==> flow/design.v <==
module conv(clk,rst,clear,w_w,w_in,if_w,if_in,out);
 input	clk;
 input	rst;
 input	clear;
 input	w_w;
 input	if_w;	
 input [16-1:0] w_in;
 input [16-1:0] if_in;
 output signed [16*2+1:0]out;
 wire signed [16*2:0]out1;
 reg signed [16-1:0] weight [2:0];
 reg signed [16-1:0] feature [2:0];
 always@(posedge rst  or posedge clk)
begin
if(rst)
begin
weight[0]<=16'd0;
weight[1]<=16'd0;
weight[2]<=16'd0;
feature[0]<=16'd0;
feature[1]<=16'd0;
feature[2]<=16'd0;
end
else if(clear)
begin
weight[0]<=16'd0;
weight[1]<=16'd0;
weight[2]<=16'd0;
feature[0]<=16'd0;
feature[1]<=16'd0;
feature[2]<=16'd0;
end
else
begin
if(w_w==1'b1 )
begin
weight[0]<=weight[1];
weight[1]<=weight[2];
weight[2]<=w_in;
end
if(if_w==1'b1 )
begin
feature[0]<=feature[1];
feature[1]<=feature[2];
feature[2]<=if_in;
end
end
end
assign out1 = weight[2]*feature[2]+weight[1]*feature[1]+weight[0]*feature[0];
assign out  ={out1[32],out1};
endmodule
module sat_adder(in0, in1, in2, sum);
input  signed[33:0]	in0, in1, in2;
output signed[15:0]	sum;
wire signed[35:0]temp=(in0+in1+in2);
assign sum=($signed(temp)>$signed(36'd255))?16'd255:($signed(temp)<$signed(36'd0))?16'd0:temp[15:0];
endmodule
module Controller (clk, rst, ROM_IF_A, ROM_W_A, ROM_IF_OE, ROM_W_OE, RAM_A, 
					RAM_WE, RAM_OE, sel_if, sel_w, clear, done);
  parameter INIT    = 3'b000,READ_W=3'b001,WRITE=3'b010,READ_C=3'b011,READ_9=3'b100,Done=3'b101;
  input         clk;
  input         rst;
  output reg [19:0] ROM_IF_A, ROM_W_A;
  output reg		ROM_IF_OE, ROM_W_OE;
  output reg [19:0] RAM_A;
  output reg		RAM_WE;
  output reg		RAM_OE;
  output reg [2:0]  sel_if, sel_w;
  output reg		clear;
  output reg 		done;
  reg	[2:0] tsel_if, tsel_w;
  reg   [2:0]  state,n_state;
  reg	[19:0] column;
  reg   [19:0]  row;
  reg   [3:0]	counter;
always@(posedge clk or posedge rst)begin 
if(rst)
	state<=INIT;
else
	state<=n_state;
end
always@(posedge clk or posedge rst)begin 
  if(rst)begin
    counter<=4'd0;
  end
else if(state==READ_W && counter==4'd9)
      counter<=4'd0;
  else if(state==READ_W)
     counter<=counter+4'd1;
  else if(state==READ_C)
     counter<=counter+4'd1;
  else if(state==READ_9)
     counter<=counter+4'd1;
  else if(state==WRITE || state==INIT)
     counter<=4'd0;
end
always@(*)begin 
    if(state==INIT)begin
    sel_w=3'b0;
      sel_if=3'b0;
end
else if(state==READ_W)
	begin
if(counter==4'd0)begin
                  sel_w=3'b000;
		  sel_if=3'b000;
              end
else  if(counter==4'd1)begin
  			sel_w=3'b001;
		  sel_if=3'b001;
end
else if(counter==4'd2)begin
  			sel_w=3'b001;
		  sel_if=3'b001;
end
else if(counter==4'd3)begin
  			sel_w=3'b001;
		  sel_if=3'b001;
end
else   if(counter==4'd4)begin
                  sel_w=3'b010;
		  sel_if=3'b010;
              end
else   if(counter==4'd5)begin
                  sel_w=3'b010;
		  sel_if=3'b010;
              end
else   if(counter==4'd6)begin
                  sel_w=3'b010;
		  sel_if=3'b010;
              end
else  if(counter==4'd7)begin
                  sel_w=3'b100;
	          sel_if=3'b100;
              end
else  if(counter==4'd8)begin
                  sel_w=3'b100;
	          sel_if=3'b100;
              end
else  if(counter==4'd9)begin
                  sel_w=3'b100;
	          sel_if=3'b100;
              end
else begin
 	           sel_w=3'b100;
	          sel_if=3'b100;
    end
end
else if(state==READ_C)
	begin
          if(counter==4'd0)begin
                  sel_if=3'b000;
	            sel_w=3'b000;
              end
         else if(counter==4'd1)begin
                  sel_if=3'b001;
			sel_w=3'b000;
              end
         else if(counter==4'd2)begin
                  sel_if=3'b010;
			sel_w=3'b000;
              end
	 else if(counter==4'd3)begin
                  sel_if=3'b100;
			sel_w=3'b000;
              end
else  begin
			sel_if=3'b100;
			sel_w=3'b000;
end
    end
else if(state==READ_9)begin
if(counter==4'd0)begin
                  sel_w=3'b000;
		  sel_if=3'b000;
              end
else  if(counter==4'd1)begin
  			sel_w=3'b000;
		  sel_if=3'b001;
end
else if(counter==4'd2)begin
  			sel_w=3'b000;
		  sel_if=3'b001;
end
else if(counter==4'd3)begin
  			sel_w=3'b000;
		  sel_if=3'b001;
end
else   if(counter==4'd4)begin
                  sel_w=3'b000;
		  sel_if=3'b010;
              end
else   if(counter==4'd5)begin
                  sel_w=3'b000;
		  sel_if=3'b010;
              end
else   if(counter==4'd6)begin
                  sel_w=3'b000;
		  sel_if=3'b010;
              end
else  if(counter==4'd7)begin
                  sel_w=3'b000;
	          sel_if=3'b100;
              end
else  if(counter==4'd8)begin
                  sel_w=3'b000;
	          sel_if=3'b100;
              end
else  if(counter==4'd9)begin
                  sel_w=3'b000;
	          sel_if=3'b100;
              end
else begin
sel_w=3'b000;
	          sel_if=3'b100;
end
end
	else if(state==WRITE)
   begin
	          sel_if=3'b000;
                  sel_w=3'b000;
    end
     else
begin
		sel_if=3'b000;
                  sel_w=3'b000;
end
end
always@(*)begin 
if(state==INIT)
RAM_A=20'd0;
if(column==20'd0)
RAM_A=(row<<8)+column;
else
RAM_A=(row<<8)+(column-20'd2);
end
always@(*)begin 
if(state==INIT)
ROM_IF_A=20'd0;
 else   if(state==READ_W)begin
   if(counter==4'd0)begin
    ROM_IF_A=(row<<8)+(row<<1)+column;
   end
  else if(counter==4'd1)begin
    ROM_IF_A=(row<<8)+(row<<1)+(column+20'd1);
   end
   else if(counter==4'd2)begin
    ROM_IF_A=(row<<8)+(row<<1)+(column+20'd2);
   end
   else if(counter==4'd3)begin
    ROM_IF_A=((row+20'd1)<<8)+((row+20'd1)<<1)+column;
   end
    else if(counter==4'd4)begin
    ROM_IF_A=((row+20'd1)<<8)+((row+20'd1)<<1)+(column+20'd1);
   end
    else if(counter==4'd5)begin
    ROM_IF_A=((row+20'd1)<<8)+((row+20'd1)<<1)+(column+20'd2);
   end
    else if(counter==4'd6)begin
    ROM_IF_A=((row+20'd2)<<8)+((row+20'd2)<<1)+column;
   end
    else if(counter==4'd7)begin
    ROM_IF_A=((row+20'd2)<<8)+((row+20'd2)<<1)+(column+20'd1);
   end
    else if(counter==4'd8)begin
    ROM_IF_A=((row+20'd2)<<8)+((row+20'd2)<<1)+(column+20'd2);
   end
    else if(counter==4'd9)begin
    ROM_IF_A=((row+20'd2)<<8)+((row+20'd2)<<1)+(column+20'd2);
   end
else ROM_IF_A=((row+20'd2)<<8)+((row+20'd2)<<1)+(column+20'd2);
   end
   else if(state==READ_9)begin
    if(counter==4'd0)begin
    ROM_IF_A=(row<<8)+(row<<1)+column;
   end
  else if(counter==4'd1)begin
    ROM_IF_A=(row<<8)+(row<<1)+(column+20'd1);
   end
   else if(counter==4'd2)begin
    ROM_IF_A=(row<<8)+(row<<1)+(column+20'd2);
   end
   else if(counter==4'd3)begin
    ROM_IF_A=((row+20'd1)<<8)+((row+20'd1)<<1)+column;
   end
    else if(counter==4'd4)begin
    ROM_IF_A=((row+20'd1)<<8)+((row+20'd1)<<1)+(column+20'd1);
   end
    else if(counter==4'd5)begin
    ROM_IF_A=((row+20'd1)<<8)+((row+20'd1)<<1)+(column+20'd2);
   end
    else if(counter==4'd6)begin
    ROM_IF_A=((row+20'd2)<<8)+((row+20'd2)<<1)+column;
   end
    else if(counter==4'd7)begin
    ROM_IF_A=((row+20'd2)<<8)+((row+20'd2)<<1)+(column+20'd1);
   end
    else if(counter==4'd8)begin
    ROM_IF_A=((row+20'd2)<<8)+((row+20'd2)<<1)+(column+20'd2);
   end
    else if(counter==4'd9)begin
    ROM_IF_A=((row+20'd2)<<8)+((row+20'd2)<<1)+(column+20'd2);
   end
else ROM_IF_A=((row+20'd2)<<8)+((row+20'd2)<<1)+(column+20'd2);
    end   
   else if(state==READ_C)begin
          if(counter==4'd0)begin
             ROM_IF_A=(row<<8)+(row<<1)+column;
          end
         else if(counter==4'd1)begin
             ROM_IF_A=((row+20'd1)<<8)+((row+20'd1)<<1)+column;
          end
         else if(counter==4'd2)begin
             ROM_IF_A=((row+20'd2)<<8)+((row+20'd2)<<1)+column;
          end
	 else if(counter==4'd3)begin
             ROM_IF_A=((row+20'd2)<<8)+((row+20'd2)<<1)+column;
          end
         else
 ROM_IF_A=((row+20'd2)<<8)+((row+20'd2)<<1)+column;
   end
else
ROM_IF_A=20'd0;
end
always@(*)begin 
   if(state==INIT)
ROM_W_A=20'd0;
 else   if(state==READ_W)begin
          if(counter==4'd0)begin
             ROM_W_A=20'd0;
              end
         else if(counter==4'd1)begin
             ROM_W_A=20'd1;
              end
         else if(counter==4'd2)begin
             ROM_W_A=20'd2;
              end
         else if(counter==4'd3)begin
             ROM_W_A=20'd3;
              end
         else if(counter==4'd4)begin
             ROM_W_A=20'd4;
              end
         else if(counter==4'd5)begin
             ROM_W_A=20'd5;
              end
         else if(counter==4'd6)begin
             ROM_W_A=20'd6;
              end
         else if(counter==4'd7)begin
             ROM_W_A=20'd7;
              end
         else if(counter==4'd8)begin
             ROM_W_A=20'd8;
              end
	else if(counter==4'd9)begin
	ROM_W_A=20'd8;
	end
else ROM_W_A=20'd8;
    end   
else
ROM_W_A=20'd0;
end
always@(posedge clk or posedge rst)begin 
  if(rst)begin
     column<=20'd0;
	 row<=20'd0;
  end
else if (column==20'd0 && state==WRITE)
begin
column<=column+20'd3;
end
  else if(state==WRITE && column==20'd257)begin
        column<=20'd0;
        row<=row+20'd1;
   end
  else if(state==WRITE)
   column<=column+20'd1;
  else if(state==READ_C)
  row<=row;
end
always@(*)begin 
  case(state)
       INIT:begin
            n_state=READ_W;
end
       READ_W:begin
                  if(counter==4'd9)
                     n_state=WRITE;
                  else
                     n_state=READ_W;
              end
       READ_C:begin
                  if(counter==4'd3)
                     n_state=WRITE;
                  else
                     n_state=READ_C;
              end
       READ_9:begin
                  if(counter==4'd9)
                     n_state=WRITE;
                  else
                     n_state=READ_9;
              end
       WRITE:begin
                  if(column==20'd257&&row==20'd255)
                     n_state=Done;
                  else if(column==20'd257)
                     n_state=READ_9;
                  else
                     n_state=READ_C;
              end
       Done:n_state=INIT;    
 default:n_state=Done;
endcase
end
always@(*)begin  
case(state)
INIT:begin
	ROM_IF_OE=1'b0;
	ROM_W_OE=1'b0;
	RAM_WE=1'b0;
	RAM_OE=1'b0;
	clear=1'b0;
	done=1'b0;
	end
READ_W:begin
        ROM_IF_OE=1'b1;
	ROM_W_OE=1'b1;
	RAM_WE=1'b0;
	RAM_OE=1'b0;
	clear=1'b0;
	done=1'b0;
      end
WRITE:begin
      ROM_IF_OE=1'b0;
	ROM_W_OE=1'b0;
	RAM_WE=1'b1;
	RAM_OE=1'b0;
	clear=1'b0;
	done=1'b0;
	end
READ_C:begin
      ROM_IF_OE=1'b1;
	ROM_W_OE=1'b0;
	RAM_WE=1'b0;
	RAM_OE=1'b0;
	clear=1'b0;
	done=1'b0;
	end
READ_9:begin
      ROM_IF_OE=1'b1;
	ROM_W_OE=1'b0;
	RAM_WE=1'b0;
	RAM_OE=1'b0;
	clear=1'b0;
	done=1'b0;
	end
Done:begin
      ROM_IF_OE=1'b0;
	ROM_W_OE=1'b0;
	RAM_WE=1'b0;
	RAM_OE=1'b0;
	clear=1'b0;
	done=1'b1;
	end
default:begin
	ROM_IF_OE=1'b0;
	ROM_W_OE=1'b0;
	RAM_WE=1'b0;
	RAM_OE=1'b0;
	clear=1'b0;
	done=1'b0;
	end
endcase
end
endmodule
`timescale 1ns/10ps
module system (clk, rst, ROM_IF_Q, ROM_W_Q, RAM_Q, ROM_IF_A, ROM_W_A,
  ROM_IF_OE, ROM_W_OE, RAM_A, RAM_WE, RAM_OE, RAM_D, done);
  input         clk;
  input         rst;
  input  [15:0] ROM_IF_Q, ROM_W_Q;
  input  [15:0] RAM_Q;
  output [19:0] ROM_IF_A, ROM_W_A;
  output		ROM_IF_OE, ROM_W_OE;
  output [19:0] RAM_A;
  output        RAM_WE;
  output        RAM_OE;
  output [15:0] RAM_D;
  output        done;
  wire [2:0]  sel_if, sel_w;
  wire 		  clear;
  wire [33:0]	out0, out1, out2;
  conv conv1 (
  .clk(clk), .rst(rst), .clear(clear), .w_w(sel_w[0]), .w_in(ROM_W_Q), .if_w(sel_if[0]), .if_in(ROM_IF_Q), .out(out0));
  conv conv2 (
  .clk(clk), .rst(rst), .clear(clear), .w_w(sel_w[1]), .w_in(ROM_W_Q), .if_w(sel_if[1]), .if_in(ROM_IF_Q), .out(out1));
  conv conv3 (
  .clk(clk), .rst(rst), .clear(clear), .w_w(sel_w[2]), .w_in(ROM_W_Q), .if_w(sel_if[2]), .if_in(ROM_IF_Q), .out(out2));
  sat_adder a1 (
  .in0(out0), .in1(out1), .in2(out2), .sum(RAM_D));
  Controller c1(
  .clk(clk), .rst(rst), .ROM_IF_A(ROM_IF_A), .ROM_W_A(ROM_W_A), .ROM_IF_OE(ROM_IF_OE),
  .ROM_W_OE(ROM_W_OE), .RAM_A(RAM_A), .RAM_WE(RAM_WE), .RAM_OE(RAM_OE), .sel_if(sel_if),
  .sel_w(sel_w), .clear(clear), .done(done));
endmodule
From RTL to reports: system
What the tools print for system, step after step.
Line numbers count from 1 in the design file above.
Operators: Yosys type, input widths -> output width; for muxes data width and select width s.
A cell with - has no value.
Design
  top module: system
  clock input: clk
  standard-cell library: sky130hd
  timing corner: tt_025C_1v80

Elaborated design
Counts by Yosys on the flattened word-level netlist (proc, flatten, opt, wreduce). Print and check cells are left out. Cells with the same type and inputs are merged into one.
Cells by class
  add/sub/neg operators: 29
  multipliers: 9
  divide/modulo/power cells: 0
  magnitude comparators: 2
  eq/ne operators: 15
  shifts and indexed selects: 0
  muxes and demuxes: 61
  bitwise gates (word level): 1
  reductions and logical operators: 12
Operators by type and width (count)
  $mul 16x16->32: 9
  $mux 20: 27
  $add 20x20->20: 14
  $add 33x32->33: 3
  $add 33x33->33: 3
  $mux 3: 19
  $add 20x1->20 const B: 2
  $add 20x2->20 const B: 2
  $lt 36x1->1 const B: 1
  $gt 36x9->1 const B: 1
  $add 34x33->35: 1
  $add 33x33->34: 1
  $mux 16: 2
  $mux 4: 6
  $sub 20x2->20 const B: 1
  $eq 20x8->1 const B: 1
  $eq 20x9->1 const B: 1
  $logic_not 20->1: 1
  $add 19x2->19 const B: 1
  $pmux 3 s6: 1
  $eq 4x3->1 const B: 4
  $eq 4x2->1 const B: 2
  $eq 3x2->1 const B: 2
  $eq 3x3->1 const B: 2
  $reduce_bool 5->1: 1
  $mux 1: 5
  $logic_and 1x1->1: 4
  $add 4x1->4 const B: 1
Not listed: further kinds 11, cells in them 11.
Bit counts
  bits in registers: 335
  latch bits: 0
  RAM bits: 0
  bits in read-only memories: 0
  clocked read ports x word width: 0
  memories: 0
  bits of input ports: 50
  cells after elaboration: 151

Depth
Depth = most cells in a row (Yosys ltp): at word level without a register or memory, in the mapped netlist without a sequential cell, where the memories' decode and read muxes count.
Depth
  depth in word-level cells: 14
  ABC_AREA: 0
  mapped depth: 60
  gate-level depth less buffers: 58

Synthesis result
The flow's flattened synthesis, as Yosys stat reports it; memories are mapped. The netlist is that of the ABC_AREA named above (0 if unset); the other value can give another one.
Mapped netlist
  standard cells after synthesis: 13217
  chip area (Yosys): 121464.0 um2
  area of sequential cells: 8459.4 um2
  flip-flop cells: 338
Cell types (count)
  sky130_fd_sc_hd__fa_1: 2608
  sky130_fd_sc_hd__ha_1: 1058
  sky130_fd_sc_hd__inv_1: 3027
  sky130_fd_sc_hd__dfrtp_1: 337
  sky130_fd_sc_hd__and2_1: 1027
  sky130_fd_sc_hd__nand2_1: 1446
  sky130_fd_sc_hd__xnor2_1: 442
  sky130_fd_sc_hd__mux2_2: 284
  sky130_fd_sc_hd__a21oi_1: 405
  sky130_fd_sc_hd__xor2_1: 168
  sky130_fd_sc_hd__clkbuf_1: 390
  sky130_fd_sc_hd__nor2_1: 383
  sky130_fd_sc_hd__o21ai_0: 254
  sky130_fd_sc_hd__a21o_1: 151
  sky130_fd_sc_hd__nand2b_1: 154
  sky130_fd_sc_hd__o21a_1: 77
  sky130_fd_sc_hd__nand3_1: 108
  sky130_fd_sc_hd__nor3_1: 95
Not listed: further types 81, cells in them 803.
The figures by module come from a second, unflattened synthesis with its own total; it is not the netlist above.
Second synthesis, totals
  cell total of the unflattened synthesis: 13165
  area (unflattened synthesis): 121129.9 um2
Rows give one instance, submodules left out.
Modules
  conv: times used 3, cells 3574, area 34375.5 um2, sequential area 2402.3 um2
  Controller: times used 1, cells 2051, area 14796.7 um2, sequential area 1252.5 um2
  sat_adder: times used 1, cells 392, area 3206.8 um2, sequential area 0.0 um2
  system: times used 1, cells 0, area 0.0 um2, sequential area 0.0 um2

Worst setup path after synthesis
Path of least setup slack by OpenSTA after synthesis, without wires, with an ideal clock, recovery checks aside; 20% of the period is set as input and as output delay. Where synthesis merged equal registers, the netlist keeps one of their names.
Path post-synthesis
  path type: register to output
  from: reg conv2.feature[1][1]
  to: out RAM_D[3]
  clock period: 22000 ps
  output delay: 4400 ps
  launch time at the first pin: 0 ps
  arrival time: 13597 ps
  required time: 17600 ps
  path slack: 4003 ps
  path delay: 13597 ps
  driving pins on the path: 54
  path buffers: 2
  period reached after synthesis: 17997 ps
"path delay" is the arrival time less input delay plus setup time.
A path that ends at an output port has no setup time.
"driving pins on the path" counts driving pins, that of a launching flip-flop among them; a cell with two outputs on the path counts twice.
"period reached after synthesis" is the clock period less the worst setup slack; recovery checks do not enter. This is arithmetic on one report: input and output delays are still those of the set period (20% each).
Between the ends stands the longest chain of elaborated cells between them, by number of cells; it is not shown to be the way that was timed. Of several equally long chains one is given.
Each line given opens the expression or statement behind the cell; cells for indexed reads and writes are added by Yosys, which also makes memories of some case tables.
A register here has more assigning lines than the two given.
On the way, post-synthesis
  cells stage by stage: sky130_fd_sc_hd__dfrtp_1 sky130_fd_sc_hd__clkbuf_1 sky130_fd_sc_hd__nand2_1 sky130_fd_sc_hd__fa_1 sky130_fd_sc_hd__fa_1 sky130_fd_sc_hd__fa_1 sky130_fd_sc_hd__fa_1 sky130_fd_sc_hd__inv_1 sky130_fd_sc_hd__fa_1 sky130_fd_sc_hd__inv_1 sky130_fd_sc_hd__fa_1 sky130_fd_sc_hd__inv_1 sky130_fd_sc_hd__ha_1 sky130_fd_sc_hd__a21o_1 sky130_fd_sc_hd__a21o_1 sky130_fd_sc_hd__a21o_1 sky130_fd_sc_hd__o21a_1 sky130_fd_sc_hd__nor2_1 [... 18 more ...] sky130_fd_sc_hd__a41o_1 sky130_fd_sc_hd__o31a_1 sky130_fd_sc_hd__nor4_1 sky130_fd_sc_hd__a311oi_1 sky130_fd_sc_hd__fa_1 sky130_fd_sc_hd__inv_1 sky130_fd_sc_hd__ha_1 sky130_fd_sc_hd__buf_2 sky130_fd_sc_hd__nor3b_1 sky130_fd_sc_hd__a2111oi_2 sky130_fd_sc_hd__o21ai_1 sky130_fd_sc_hd__or4_1 sky130_fd_sc_hd__or4_1 sky130_fd_sc_hd__a211o_1 sky130_fd_sc_hd__nor4_1 sky130_fd_sc_hd__and4_1 sky130_fd_sc_hd__nand4_4 sky130_fd_sc_hd__o21a_1
  length of the longest elaborated chain: 8
  elaborated cells between the ends (all ways): 9
  classes of those cells: 4 x add/sub; 1 x mul; 2 x compare; 2 x mux
RTL lines, path post-synthesis
  from (decl): line 12  | reg signed [16-1:0] feature [2:0];
  from (assign): line 21  | feature[1]<=16'd0;
  from (assign): line 44  | feature[1]<=feature[2];
  $mul 16x16->32: line 49  | assign out1 = weight[2]*feature[2]+weight[1]*feature[1]+weight[0]*feature[0];
  $add 33x33->33: line 49
  $add 33x32->33: line 49
  $add 33x33->34: line 55  | wire signed[35:0]temp=(in0+in1+in2);
  $add 34x33->35: line 55
  $lt 36x1->1: line 56  | assign sum=($signed(temp)>$signed(36'd255))?16'd255:($signed(temp)<$signed(36'd0))?16'd0:temp[15:0];
  $mux 16 (2 in a row): line 56
  to (decl): line 490  | output [15:0] RAM_D;

Path in the finished layout
Path of least setup slack in the final report of run 2 (OpenROAD, finished layout, wires in). Where an end is a register, its clock arrival counts in the times.
The path's times are printed in steps of 10 ps; the period is the one set.
Path post-layout
  path type: register to output
  from: reg conv2.feature[2][5]
  to: out RAM_D[6]
  clock period: 16200 ps
  output delay: 3240 ps
  launch time at the first pin: 750 ps
  arrival time: 15060 ps
  required time: 12960 ps
  path slack: -2100 ps
  driving pins on the path: 57
  path buffers: 8
Between the ends stands the longest chain of elaborated cells between them, by number of cells; it is not shown to be the way that was timed. Of several equally long chains one is given.
A register here has more assigning lines than the two given.
On the way, post-layout
  cells stage by stage: sky130_fd_sc_hd__dfrtp_2 sky130_fd_sc_hd__and2_4 sky130_fd_sc_hd__fa_1 sky130_fd_sc_hd__inv_2 sky130_fd_sc_hd__fa_1 sky130_fd_sc_hd__fa_2 sky130_fd_sc_hd__fa_1 sky130_fd_sc_hd__inv_1 sky130_fd_sc_hd__fa_1 sky130_fd_sc_hd__inv_2 sky130_fd_sc_hd__fa_1 sky130_fd_sc_hd__inv_2 sky130_fd_sc_hd__ha_4 sky130_fd_sc_hd__buf_4 sky130_fd_sc_hd__inv_1 sky130_fd_sc_hd__nor3_2 sky130_fd_sc_hd__a31oi_2 sky130_fd_sc_hd__buf_4 [... 21 more ...] sky130_fd_sc_hd__o31a_1 sky130_fd_sc_hd__buf_6 sky130_fd_sc_hd__a311oi_4 sky130_fd_sc_hd__fa_1 sky130_fd_sc_hd__inv_2 sky130_fd_sc_hd__ha_4 sky130_fd_sc_hd__buf_4 sky130_fd_sc_hd__a211oi_2 sky130_fd_sc_hd__o21ai_1 sky130_fd_sc_hd__or4_4 sky130_fd_sc_hd__or4_1 sky130_fd_sc_hd__a211o_1 sky130_fd_sc_hd__nor4_2 sky130_fd_sc_hd__and4_1 sky130_fd_sc_hd__nand4_4 sky130_fd_sc_hd__buf_6 sky130_fd_sc_hd__o21a_1 sky130_fd_sc_hd__buf_2
  length of the longest elaborated chain: 8
  elaborated cells between the ends (all ways): 9
  classes of those cells: 4 x add/sub; 1 x mul; 2 x compare; 2 x mux
RTL lines, path post-layout
  from (decl): line 12  | reg signed [16-1:0] feature [2:0];
  from (assign): line 22  | feature[2]<=16'd0;
  from (assign): line 45  | feature[2]<=if_in;
  $mul 16x16->32: line 49  | assign out1 = weight[2]*feature[2]+weight[1]*feature[1]+weight[0]*feature[0];
  $add 33x33->33: line 49
  $add 33x32->33: line 49
  $add 33x33->34: line 55  | wire signed[35:0]temp=(in0+in1+in2);
  $add 34x33->35: line 55
  $lt 36x1->1: line 56  | assign sum=($signed(temp)>$signed(36'd255))?16'd255:($signed(temp)<$signed(36'd0))?16'd0:temp[15:0];
  $mux 16 (2 in a row): line 56
  to (decl): line 490  | output [15:0] RAM_D;

Lab notebook: system

Flow measurements of system on sky130hd: 3 stored runs with different settings, listed in no order. Input and output delays are each 20% of the period that was set; the output load is 0.01 pF.
"achieved clock period" means the clock period less the worst setup slack. The figure is calculated, with input and output delays left at 20% of the set period.
By "worst setup path time" is meant the share of the clock period that the worst setup path is allowed (20% is reserved at inputs, 20% at outputs), minus its slack. Clock arrival times at its registers enter into it.
"power" is the tool's figure for a default switching activity; nothing was simulated.
"worst setup path time" is known to 10 ps.

Run 1
==> flow/run.sh <==
#!/bin/bash
# the make line also repeats the synthesis and layout settings of config.mk as NAME=value (left out here)
make -C /OpenROAD-flow-scripts/flow DESIGN_CONFIG=/design/flow/config.mk WORK_HOME=/design/flow/orfs CLKGATE_MAP_FILE= finish
==> flow/config.mk <==
export PLATFORM = sky130hd
export DESIGN_NAME = system
export DESIGN_NICKNAME = system
export VERILOG_FILES = /design/flow/design.v
export SDC_FILE = /design/flow/constraint.sdc
export NUM_CORES = 4
export LEC_CHECK = 0
export CAP_MARGIN = 35
export CELL_PAD_IN_SITES_DETAIL_PLACEMENT = 1
export CELL_PAD_IN_SITES_GLOBAL_PLACEMENT = 1
export CORE_MARGIN = 9
export CORE_UTILIZATION = 61
export GPL_TIMING_DRIVEN = 1
export MAX_ROUTING_LAYER = met4
export MIN_ROUTING_LAYER = met2
export PLACE_DENSITY_LB_ADDON = 0.22
export SETUP_SLACK_MARGIN = 1.32
export SLEW_MARGIN = 20
==> flow/constraint.sdc <==
create_clock -name core_clock -period 11.9 [get_ports {clk}]
set_input_delay 2.3800 -clock core_clock [delete_from_list [all_inputs] [get_ports {clk}]]
set_output_delay 2.3800 -clock core_clock [all_outputs]
set_load 0.01 [all_outputs]

==> results of run 1 <==
did not finish, placement stopped with DPL-0033

Run 2
==> flow/run.sh <==
#!/bin/bash
# the make line also repeats the synthesis and layout settings of config.mk as NAME=value (left out here)
make -C /OpenROAD-flow-scripts/flow DESIGN_CONFIG=/design/flow/config.mk WORK_HOME=/design/flow/orfs CLKGATE_MAP_FILE= finish
==> flow/config.mk <==
export PLATFORM = sky130hd
export DESIGN_NAME = system
export DESIGN_NICKNAME = system
export VERILOG_FILES = /design/flow/design.v
export SDC_FILE = /design/flow/constraint.sdc
export NUM_CORES = 4
export LEC_CHECK = 0
export CAP_MARGIN = 20
export CORE_MARGIN = 2
export CORE_UTILIZATION = 40
export SLEW_MARGIN = 20
==> flow/constraint.sdc <==
create_clock -name core_clock -period 16.2 [get_ports {clk}]
set_input_delay 3.2400 -clock core_clock [delete_from_list [all_inputs] [get_ports {clk}]]
set_output_delay 3.2400 -clock core_clock [all_outputs]
set_load 0.01 [all_outputs]

==> results of run 2 <==
chip area after synthesis (Yosys): 121464.0 um2
die area: 308086.0 um2
standard-cell area of the final layout: 141269.0 um2
utilization: 0.467
worst setup slack after layout: -2103 ps
total negative slack: -16652 ps
worst hold slack: 389 ps
power: 2.529 mW
achieved clock period: 18303 ps
worst setup path time: 15060 ps
worst setup path kind: register to output

Run 3
==> flow/run.sh <==
#!/bin/bash
# the make line also repeats the synthesis and layout settings of config.mk as NAME=value (left out here)
make -C /OpenROAD-flow-scripts/flow DESIGN_CONFIG=/design/flow/config.mk WORK_HOME=/design/flow/orfs CLKGATE_MAP_FILE= finish
==> flow/config.mk <==
export PLATFORM = sky130hd
export DESIGN_NAME = system
export DESIGN_NICKNAME = system
export VERILOG_FILES = /design/flow/design.v
export SDC_FILE = /design/flow/constraint.sdc
export NUM_CORES = 4
export LEC_CHECK = 0
export CAP_MARGIN = 10
export CELL_PAD_IN_SITES_DETAIL_PLACEMENT = 1
export CELL_PAD_IN_SITES_GLOBAL_PLACEMENT = 2
export CORE_ASPECT_RATIO = 0.51
export CORE_MARGIN = 7
export CORE_UTILIZATION = 40
export CTS_CLUSTER_SIZE = 30
export MAX_ROUTING_LAYER = met5
export MIN_ROUTING_LAYER = met1
export SLEW_MARGIN = 20
export TNS_END_PERCENT = 25
==> flow/constraint.sdc <==
create_clock -name core_clock -period 12.0 [get_ports {clk}]
set_input_delay 2.4000 -clock core_clock [delete_from_list [all_inputs] [get_ports {clk}]]
set_output_delay 2.4000 -clock core_clock [all_outputs]
set_load 0.01 [all_outputs]

==> results of run 3 <==
chip area after synthesis (Yosys): 121464.0 um2
die area: 320168.0 um2
standard-cell area of the final layout: 146847.0 um2
utilization: 0.486
worst setup slack after layout: -5873 ps
total negative slack: -46543 ps
worst hold slack: 392 ps
power: 3.533 mW
achieved clock period: 17873 ps
worst setup path time: 15470 ps
worst setup path kind: register to output
